==> flow/design.v <==
module cl_builder
#(
    parameter DATA_WIDTH = 32,
    parameter DATA_PER_CL = 16,
    parameter CL_WIDTH = 512,
    parameter EVICTION_POLICY = "ALL_ZEROS"  
)
(
    input logic clk,
    input logic reset,
    input logic evict,
    input logic data_wr,
    input logic [DATA_WIDTH - 1 : 0 ] data_in,
    output logic out_cl_valid,
    output logic [CL_WIDTH - 1 : 0 ] out_cl
);
    logic                       build_data_valid    [DATA_PER_CL];
    logic [DATA_WIDTH - 1 : 0 ] build_cl            [DATA_PER_CL];
    logic [DATA_PER_CL - 1 : 0][DATA_WIDTH - 1 : 0 ] out_cl_elements;
    logic build_cl_full;
    assign build_cl_full = build_data_valid[DATA_PER_CL-1];
    assign out_cl = out_cl_elements;
    always_ff @(posedge clk) begin
        out_cl_valid <= build_cl_full || evict;
        if (data_wr) begin
            build_cl[0]         <= data_in;
            build_data_valid[0] <= 1;
        end
        else if (build_cl_full || evict || reset) begin
            build_data_valid[0] <= 0;
        end
        for (int i = 1; i < DATA_PER_CL; i++) begin
            if (build_cl_full || evict || reset) begin
                build_data_valid[i] <= 0;
            end
            else if (data_wr) begin
                build_data_valid[i] <= build_data_valid[i-1];
            end
            if (data_wr) begin
                build_cl[i] <= build_cl[i-1];
            end
        end
        for (int i = 0; i < DATA_PER_CL; i++) begin
            if (build_data_valid[i]) begin
                out_cl_elements[i] <= build_cl[i];
            end
            else begin
                if (EVICTION_POLICY == "ALL_ZEROS") begin
                    out_cl_elements[i] <= '0;
                end
                else if (EVICTION_POLICY == "ALL_ONES") begin
                    out_cl_elements[i] <= '1;
                end
            end
        end
    end
endmodule
module cl_fifo
#(
    parameter DATA_WIDTH = 512,
    parameter DEPTH = 8,
    parameter COUNT_WIDTH = 3,
    parameter ALM_FULL_DIFF = 4
)
(
    input  logic                      clock,
    input  logic                      sclr,
    input  logic                      wrreq,
    input  logic                      rdreq,
    input  logic [DATA_WIDTH - 1 : 0] data,
    output logic                      empty,
    output logic                      full,
    output logic                      almost_full,
    output logic [DATA_WIDTH - 1 : 0] q
);
    localparam ALM_FULL_VALUE = DEPTH - ALM_FULL_DIFF;
    logic [DATA_WIDTH - 1 : 0] mem [DEPTH];
    logic [COUNT_WIDTH - 1 : 0] wr_ptr;
    logic [COUNT_WIDTH - 1 : 0] rd_ptr;
    logic [COUNT_WIDTH : 0]     count;
    logic do_wr;
    logic do_rd;
    assign empty       = (count == 0);
    assign full        = (count == DEPTH);
    assign almost_full = (count >= ALM_FULL_VALUE);
    assign q           = mem[rd_ptr];
    assign do_wr = wrreq && !full;
    assign do_rd = rdreq && !empty;
    always_ff @(posedge clock) begin
        if (do_wr) begin
            mem[wr_ptr] <= data;
        end
    end
    always_ff @(posedge clock) begin
        if (sclr) begin
            wr_ptr <= '0;
            rd_ptr <= '0;
            count  <= '0;
        end
        else begin
            if (do_wr) begin
                wr_ptr <= (wr_ptr == DEPTH - 1) ? '0 : wr_ptr + 1'b1;
            end
            if (do_rd) begin
                rd_ptr <= (rd_ptr == DEPTH - 1) ? '0 : rd_ptr + 1'b1;
            end
            count <= count + do_wr - do_rd;
        end
    end
endmodule
module buffered_cl_builder
#(
    parameter DATA_WIDTH = 32,
    parameter DATA_PER_CL = 16,
    parameter CL_WIDTH = 512,
    parameter EVICTION_POLICY = "ALL_ZEROS",  
    parameter BUFFER_DEPTH = 8,  
    parameter ALM_FULL_DIFF = 4  
)
(
    input logic clk,
    input logic reset,
    input logic evict,
    input logic data_wr,
    input logic [DATA_WIDTH - 1 : 0 ] data_in,
    input logic cl_rd,
    output logic alm_full,
    output logic out_cl_valid,
    output logic [CL_WIDTH - 1 : 0 ] out_cl
);
    logic clb_out_cl_valid;
    logic [CL_WIDTH - 1 : 0 ] clb_out_cl;
    logic                      fifo_wr_en;
    logic [CL_WIDTH - 1 : 0 ]  fifo_data_in;
    logic                      fifo_empty;
    logic                      fifo_full;
    logic                      fifo_alm_full;
    logic [CL_WIDTH - 1 : 0 ]  fifo_data_out;
    assign out_cl_valid = ~fifo_empty;
    assign out_cl       = fifo_data_out;
    assign alm_full     = fifo_alm_full;
    always_ff @(posedge clk) begin
        fifo_wr_en   <= clb_out_cl_valid;
        fifo_data_in <= clb_out_cl;
    end
    cl_builder #(
        .DATA_WIDTH(DATA_WIDTH),
        .DATA_PER_CL(DATA_PER_CL),
        .CL_WIDTH(CL_WIDTH),
        .EVICTION_POLICY(EVICTION_POLICY)
    ) cl_builder_internal_mod (
        .clk(clk),
        .reset(reset),
        .evict(evict),
        .data_wr(data_wr),
        .data_in(data_in),
        .out_cl_valid(clb_out_cl_valid),
        .out_cl(clb_out_cl)
    );
    cl_fifo #(
        .DATA_WIDTH(CL_WIDTH),
        .DEPTH(BUFFER_DEPTH),
        .COUNT_WIDTH($clog2(BUFFER_DEPTH)),
        .ALM_FULL_DIFF(ALM_FULL_DIFF)
    ) buffer_fifo_mod (
        .clock(clk),
        .sclr(reset),
        .wrreq(fifo_wr_en),
        .rdreq(cl_rd),
        .data(fifo_data_in),
        .empty(fifo_empty),
        .full(fifo_full),
        .almost_full(fifo_alm_full),
        .q(fifo_data_out)
    );
endmodule
Step by step through the tools: buffered_cl_builder

Tool output for the design above, in the order of the flow.
Line numbers count from 1 in the design file above.
Operators carry their Yosys type and port widths (W data, S select, Z words).
A cell with - has no value.

Top module: buffered_cl_builder
Clock port: clk
Cell library: sky130hd
Library corner: tt_025C_1v80

After elaboration

Source: Yosys, flattened and elaborated. Widths are those after wreduce. Print and check cells do not count. Equal cells are merged and count once.
Yosys's memory passes give these memory sizes; they may raise the number of words (mostly to a power of two), join words into wider ones and drop unused or constant bits.

Add/subtract/negate cells: 4
$lt $le $gt $ge: 1
Equality and inequality tests: 3
Mux-type cells: 7
Bitwise operators: 1
Reduce/logical cells: 7

Operators by type and width:

| cell                  | number |
| $mux W512             | 1 |
| $mux W3               | 5 |
| $add A3 B1 Y3 const B | 2 |
| $eq A3 B3 Y1 const B  | 2 |
| $add A4 B1 Y4         | 1 |
| $sub A4 B1 Y4         | 1 |
| $ge A4 B3 Y1 const B  | 1 |
| $eq A4 B4 Y1 const B  | 1 |
| $logic_not A4 Y1      | 1 |
| $logic_and A1 B1 Y1   | 2 |
| $logic_or A1 B1 Y1    | 2 |
| $logic_not A1 Y1      | 2 |
| $not A1 Y1            | 1 |
| $mux W1               | 1 |

Register bits: 1564
Bits in writable memories: 4096
Word width x clocked read ports: 512
Memories: 1
Input bits: 37
Output and inout bits: 514
Elaborated cells: 78

Memory list:

| memory              | words | bits a word | read ports | write ports | line | RTL |
| buffer_fifo_mod.mem | 8     | 512         | 1          | 1           | 77   | `logic [DATA_WIDTH - 1 : 0] mem [DEPTH];` |

Logic depth

Yosys ltp: most cells in a row. Word level: on the elaborated netlist, between registers, memories and ports. Mapped: between sequential cells and ports; inverters and the memories' decode and read muxes count.

Word-level depth: 5
ABC_AREA: 1
Mapped depth: 13
Depth with buffers taken out: 13

Synthesis result

Yosys stat after the flow's synthesis: flattened, memories mapped to cells. It holds for the ABC_AREA given above (unset counts as 0); a run with the other value may have another netlist.
Totals and module areas in this step are rounded.

Mapped cells: 20492
Cell area after synthesis: 0.219 sq mm
Sequential part of the area: 0.159 sq mm
Flip-flop cells: 5663
Buffer cells: 864

Cell types:

| cell type                 | number | area in all (sq um) |
| sky130_fd_sc_hd__edfxtp_1 | 4608   | 1.38E+05 |
| sky130_fd_sc_hd__nand2_1  | 7217   | 2.71E+04 |
| sky130_fd_sc_hd__dfxtp_1  | 1055   | 2.11E+04 |
| sky130_fd_sc_hd__inv_1    | 4629   | 1.74E+04 |
| sky130_fd_sc_hd__nand3_1  | 2051   | 1.03E+04 |
| sky130_fd_sc_hd__buf_2    | 468    | 2.34E+03 |
| sky130_fd_sc_hd__buf_4    | 115    | 863.328 |
| sky130_fd_sc_hd__clkbuf_1 | 202    | 758.227 |
| sky130_fd_sc_hd__buf_6    | 47     | 529.258 |
| sky130_fd_sc_hd__ha_1     | 10     | 125.12 |
| sky130_fd_sc_hd__buf_1    | 30     | 112.608 |
| sky130_fd_sc_hd__a21oi_1  | 21     | 105.101 |
| sky130_fd_sc_hd__nor2_1   | 17     | 63.811 |
| sky130_fd_sc_hd__nor3_1   | 8      | 40.038 |
| sky130_fd_sc_hd__nand3b_1 | 4      | 30.029 |
| sky130_fd_sc_hd__fa_1     | 1      | 20.019 |
| sky130_fd_sc_hd__buf_8    | 1      | 15.014 |
| sky130_fd_sc_hd__inv_4    | 2      | 12.512 |

Other cell types: 5; their cells: 6.

Worst setup path after synthesis

Source: OpenSTA report_checks on the synthesized netlist (no wires, ideal clock, input and output delay 20% of the period each), path of least setup slack; recovery checks are left aside. Register names are those of the netlist, which keeps one name where synthesis merged equal registers.

Path type: register to register
Start: reg buffer_fifo_mod.count[2]
End: mem buffer_fifo_mod.mem[6][0]
Period: 6.0 ns
Library setup time: 2.020 ns
Launch time at the first pin: 0.000 ns
Data arrival time: 35.290 ns
Data required time: 3.980 ns
Slack: -31.311 ns
Path delay: 37.310 ns
Stages on the path: 6
Path buffers: 0
Period reached after synthesis: 37.311 ns

"path delay" = arrival - input delay + setup time.
"stages on the path" counts driving pins, that of a launching flip-flop among them; a cell with two outputs on the path counts twice.
"period reached after synthesis" is the clock period less the worst setup slack; recovery checks do not enter. This is arithmetic on one report: input and output delays are still those of the set period (20% each).
Between the ends stands the longest chain of elaborated cells between them, by number of cells; it is not shown to be the way that was timed. Of several equally long chains one is given.
Each line given opens the expression or statement behind the cell; cells for indexed reads and writes are added by Yosys, which also makes memories of some case tables.
Only ways into the end's enable, where the timed path ends, are counted here.

Path through: sky130_fd_sc_hd__dfxtp_1 -> sky130_fd_sc_hd__inv_1 -> sky130_fd_sc_hd__ha_1 -> sky130_fd_sc_hd__nand2_1 -> sky130_fd_sc_hd__nand2_1 -> sky130_fd_sc_hd__nor3_1
Cells in the longest elaborated chain: 4
Elaborated cells on any way between the ends: 5
RTL lines with such cells: 3
Those cells by class: 1 x eq/ne; 2 x mux; 2 x reduce/logical

RTL lines, path after synthesis:

| what                | line | RTL |
| start: declaration  | 80   | `logic [COUNT_WIDTH : 0]     count;` |
| start: assignment   | 98   | `count  <= '0;` |
| start: assignment   | 107  | `count <= count + do_wr - do_rd;` |
| $eq A4 B4 Y1        | 84   | `assign full        = (count == DEPTH);` |
| $logic_not A1 Y1    | 87   | `assign do_wr = wrreq && !full;` |
| $logic_and A1 B1 Y1 | 87   |  |
| $mux W3             | 90   | `if (do_wr) begin` |
| end: declaration    | 77   | `logic [DATA_WIDTH - 1 : 0] mem [DEPTH];` |

Timing after layout

From the final timing report of flow run A: the path of least setup slack in the routed layout; clock arrival at registers is part of the times.

Path type: register to output
Start: reg (name not given)
End: out out_cl[103]
Period: 6.0 ns
Output delay: 1.20 ns
Launch time at the first pin: 1.04 ns
Data arrival time: 4.60 ns
Data required time: 4.80 ns
Slack: 0.20 ns
Stages on the path: 11
Path buffers: 5

Path through: sky130_fd_sc_hd__dfxtp_1 -> sky130_fd_sc_hd__buf_4 -> sky130_fd_sc_hd__inv_4 -> sky130_fd_sc_hd__buf_6 -> sky130_fd_sc_hd__buf_2 -> sky130_fd_sc_hd__buf_2 -> sky130_fd_sc_hd__nand3_1 -> sky130_fd_sc_hd__nand2_1 -> sky130_fd_sc_hd__nand2_1 -> sky130_fd_sc_hd__nand2_1 -> sky130_fd_sc_hd__clkdlybuf4s50_1

RTL lines, path post-layout:

| what             | line | RTL |
| end: declaration | 129  | `output logic [CL_WIDTH - 1 : 0 ] out_cl` |

Chain of elaborated cells between the ends: none given.

Lab notebook: buffered_cl_builder

Module buffered_cl_builder, platform sky130hd: 4 stored runs of the flow (Yosys, OpenROAD) with differing settings, in no particular order. Input and output delays are each 20% of the period that was set; the output load is 0.01 pF.
"clock period achieved": clock period set for the run, less the worst setup slack. It is reckoned from that one timing run; input and output delays stay at 20% of the period that was set.
"worst path time" means the part of the period allowed to the worst setup path (the constraints hold back 20% at inputs and 20% at outputs) less its slack; where the path has registers, the arrival times of their clocks count too.
"total design power": no workload was simulated; the value follows from the tool's default switching activity.
Values from the reports are rounded here.

## Flow run A

==> flow/run.sh <==
#!/bin/bash
# the make line also repeats the synthesis and layout settings of config.mk as NAME=value (left out here)
make -C /OpenROAD-flow-scripts/flow DESIGN_CONFIG=/design/flow/config.mk WORK_HOME=/design/flow/orfs CLKGATE_MAP_FILE= finish
==> flow/config.mk <==
export PLATFORM = sky130hd
export DESIGN_NAME = buffered_cl_builder
export DESIGN_NICKNAME = buffered_cl_builder
export VERILOG_FILES = /design/flow/design.v
export SDC_FILE = /design/flow/constraint.sdc
export NUM_CORES = 4
export LEC_CHECK = 0
export ABC_AREA = 1
export CAP_MARGIN = 35
export CORE_MARGIN = 2
export CORE_UTILIZATION = 50
export CTS_CLUSTER_SIZE = 84
export GPL_TIMING_DRIVEN = 0
export PLACE_DENSITY_LB_ADDON = 0.14
export SLEW_MARGIN = 15
export SYNTH_MEMORY_MAX_BITS = 8192
==> flow/constraint.sdc <==
create_clock -name core_clock -period 6.0 [get_ports {clk}]
set_input_delay 1.2000 -clock core_clock [delete_from_list [all_inputs] [get_ports {clk}]]
set_output_delay 1.2000 -clock core_clock [all_outputs]
set_load 0.01 [all_outputs]

| result of flow run A | value |
|---|---|
| clock period achieved | 5.805 ns |
| total negative slack | 0.000 ns |
| total design power | 112000 uW |
| standard-cell area after layout | 0.259 sq mm |
| worst slack on setup checks | 0.195 ns |
| worst hold slack | 0.301 ns |
| utilization of the finished layout | 59.2 % |
| chip area in the Yosys report | 0.219 sq mm |
| full die area | 0.444 sq mm |
| worst path time | 4.60 ns |
| critical path kind | register to output |

## Flow run B

==> flow/run.sh <==
#!/bin/bash
# the make line also repeats the synthesis and layout settings of config.mk as NAME=value (left out here)
make -C /OpenROAD-flow-scripts/flow DESIGN_CONFIG=/design/flow/config.mk WORK_HOME=/design/flow/orfs CLKGATE_MAP_FILE= finish
==> flow/config.mk <==
export PLATFORM = sky130hd
export DESIGN_NAME = buffered_cl_builder
export DESIGN_NICKNAME = buffered_cl_builder
export VERILOG_FILES = /design/flow/design.v
export SDC_FILE = /design/flow/constraint.sdc
export NUM_CORES = 4
export LEC_CHECK = 0
export CAP_MARGIN = 20
export CELL_PAD_IN_SITES_GLOBAL_PLACEMENT = 3
export CORE_MARGIN = 10
export CORE_UTILIZATION = 51
export CTS_CLUSTER_DIAMETER = 121
export CTS_CLUSTER_SIZE = 21
export GPL_ROUTABILITY_DRIVEN = 1
export PLACE_DENSITY_LB_ADDON = 0.11
export SLEW_MARGIN = 20
export SYNTH_MEMORY_MAX_BITS = 8192
==> flow/constraint.sdc <==
create_clock -name core_clock -period 6.0 [get_ports {clk}]
set_input_delay 1.2000 -clock core_clock [delete_from_list [all_inputs] [get_ports {clk}]]
set_output_delay 1.2000 -clock core_clock [all_outputs]
set_load 0.01 [all_outputs]

| result of flow run B | value |
|---|---|
| clock period achieved | 5.172 ns |
| total negative slack | 0.000 ns |
| total design power | 80300 uW |
| standard-cell area after layout | 0.216 sq mm |
| worst slack on setup checks | 0.828 ns |
| worst hold slack | 0.318 ns |
| utilization of the finished layout | 56.9 % |
| chip area in the Yosys report | 0.194 sq mm |
| full die area | 0.405 sq mm |
| worst path time | 3.97 ns |
| critical path kind | register to output |

## Flow run C

==> flow/run.sh <==
#!/bin/bash
# the make line also repeats the synthesis and layout settings of config.mk as NAME=value (left out here)
make -C /OpenROAD-flow-scripts/flow DESIGN_CONFIG=/design/flow/config.mk WORK_HOME=/design/flow/orfs CLKGATE_MAP_FILE= finish
==> flow/config.mk <==
export PLATFORM = sky130hd
export DESIGN_NAME = buffered_cl_builder
export DESIGN_NICKNAME = buffered_cl_builder
export VERILOG_FILES = /design/flow/design.v
export SDC_FILE = /design/flow/constraint.sdc
export NUM_CORES = 4
export LEC_CHECK = 0
export CAP_MARGIN = 20
export CELL_PAD_IN_SITES_DETAIL_PLACEMENT = 1
export CELL_PAD_IN_SITES_GLOBAL_PLACEMENT = 3
export CORE_MARGIN = 2
export CORE_UTILIZATION = 64
export CTS_CLUSTER_SIZE = 61
export HOLD_SLACK_MARGIN = -0.01
export MAX_ROUTING_LAYER = met4
export MIN_ROUTING_LAYER = met2
export SLEW_MARGIN = 20
export SYNTH_MEMORY_MAX_BITS = 8192
export TNS_END_PERCENT = 85
==> flow/constraint.sdc <==
create_clock -name core_clock -period 8.57 [get_ports {clk}]
set_input_delay 1.7140 -clock core_clock [delete_from_list [all_inputs] [get_ports {clk}]]
set_output_delay 1.7140 -clock core_clock [all_outputs]
set_load 0.01 [all_outputs]

| result of flow run C | value |
|---|---|
| clock period achieved | 6.261 ns |
| total negative slack | 0.000 ns |
| total design power | 66800 uW |
| standard-cell area after layout | 0.223 sq mm |
| worst slack on setup checks | 2.31 ns |
| worst hold slack | 0.310 ns |
| utilization of the finished layout | 73.8 % |
| chip area in the Yosys report | 0.194 sq mm |
| full die area | 0.307 sq mm |
| worst path time | 4.55 ns |
| critical path kind | register to output |

## Flow run D

==> flow/run.sh <==
#!/bin/bash
# the make line also repeats the synthesis and layout settings of config.mk as NAME=value (left out here)
make -C /OpenROAD-flow-scripts/flow DESIGN_CONFIG=/design/flow/config.mk WORK_HOME=/design/flow/orfs CLKGATE_MAP_FILE= finish
==> flow/config.mk <==
export PLATFORM = sky130hd
export DESIGN_NAME = buffered_cl_builder
export DESIGN_NICKNAME = buffered_cl_builder
export VERILOG_FILES = /design/flow/design.v
export SDC_FILE = /design/flow/constraint.sdc
export NUM_CORES = 4
export LEC_CHECK = 0
export CAP_MARGIN = 20
export CELL_PAD_IN_SITES_GLOBAL_PLACEMENT = 3
export CORE_MARGIN = 2
export CORE_UTILIZATION = 25
export GPL_ROUTABILITY_DRIVEN = 0
export GPL_TIMING_DRIVEN = 0
export HOLD_SLACK_MARGIN = 0.21
export MAX_ROUTING_LAYER = met4
export PLACE_DENSITY = 0.52
export SETUP_SLACK_MARGIN = 0.01
export SLEW_MARGIN = 20
export SYNTH_MEMORY_MAX_BITS = 8192
==> flow/constraint.sdc <==
create_clock -name core_clock -period 5.05 [get_ports {clk}]
set_input_delay 1.0100 -clock core_clock [delete_from_list [all_inputs] [get_ports {clk}]]
set_output_delay 1.0100 -clock core_clock [all_outputs]
set_load 0.01 [all_outputs]

| result of flow run D | value |
|---|---|
| clock period achieved | 4.901 ns |
| total negative slack | 0.000 ns |
| total design power | 119000 uW |
| standard-cell area after layout | 0.244 sq mm |
| worst slack on setup checks | 0.149 ns |
| worst hold slack | 0.286 ns |
| utilization of the finished layout | 31.5 % |
| chip area in the Yosys report | 0.194 sq mm |
| full die area | 0.783 sq mm |
| worst path time | 3.89 ns |
| critical path kind | register to output |
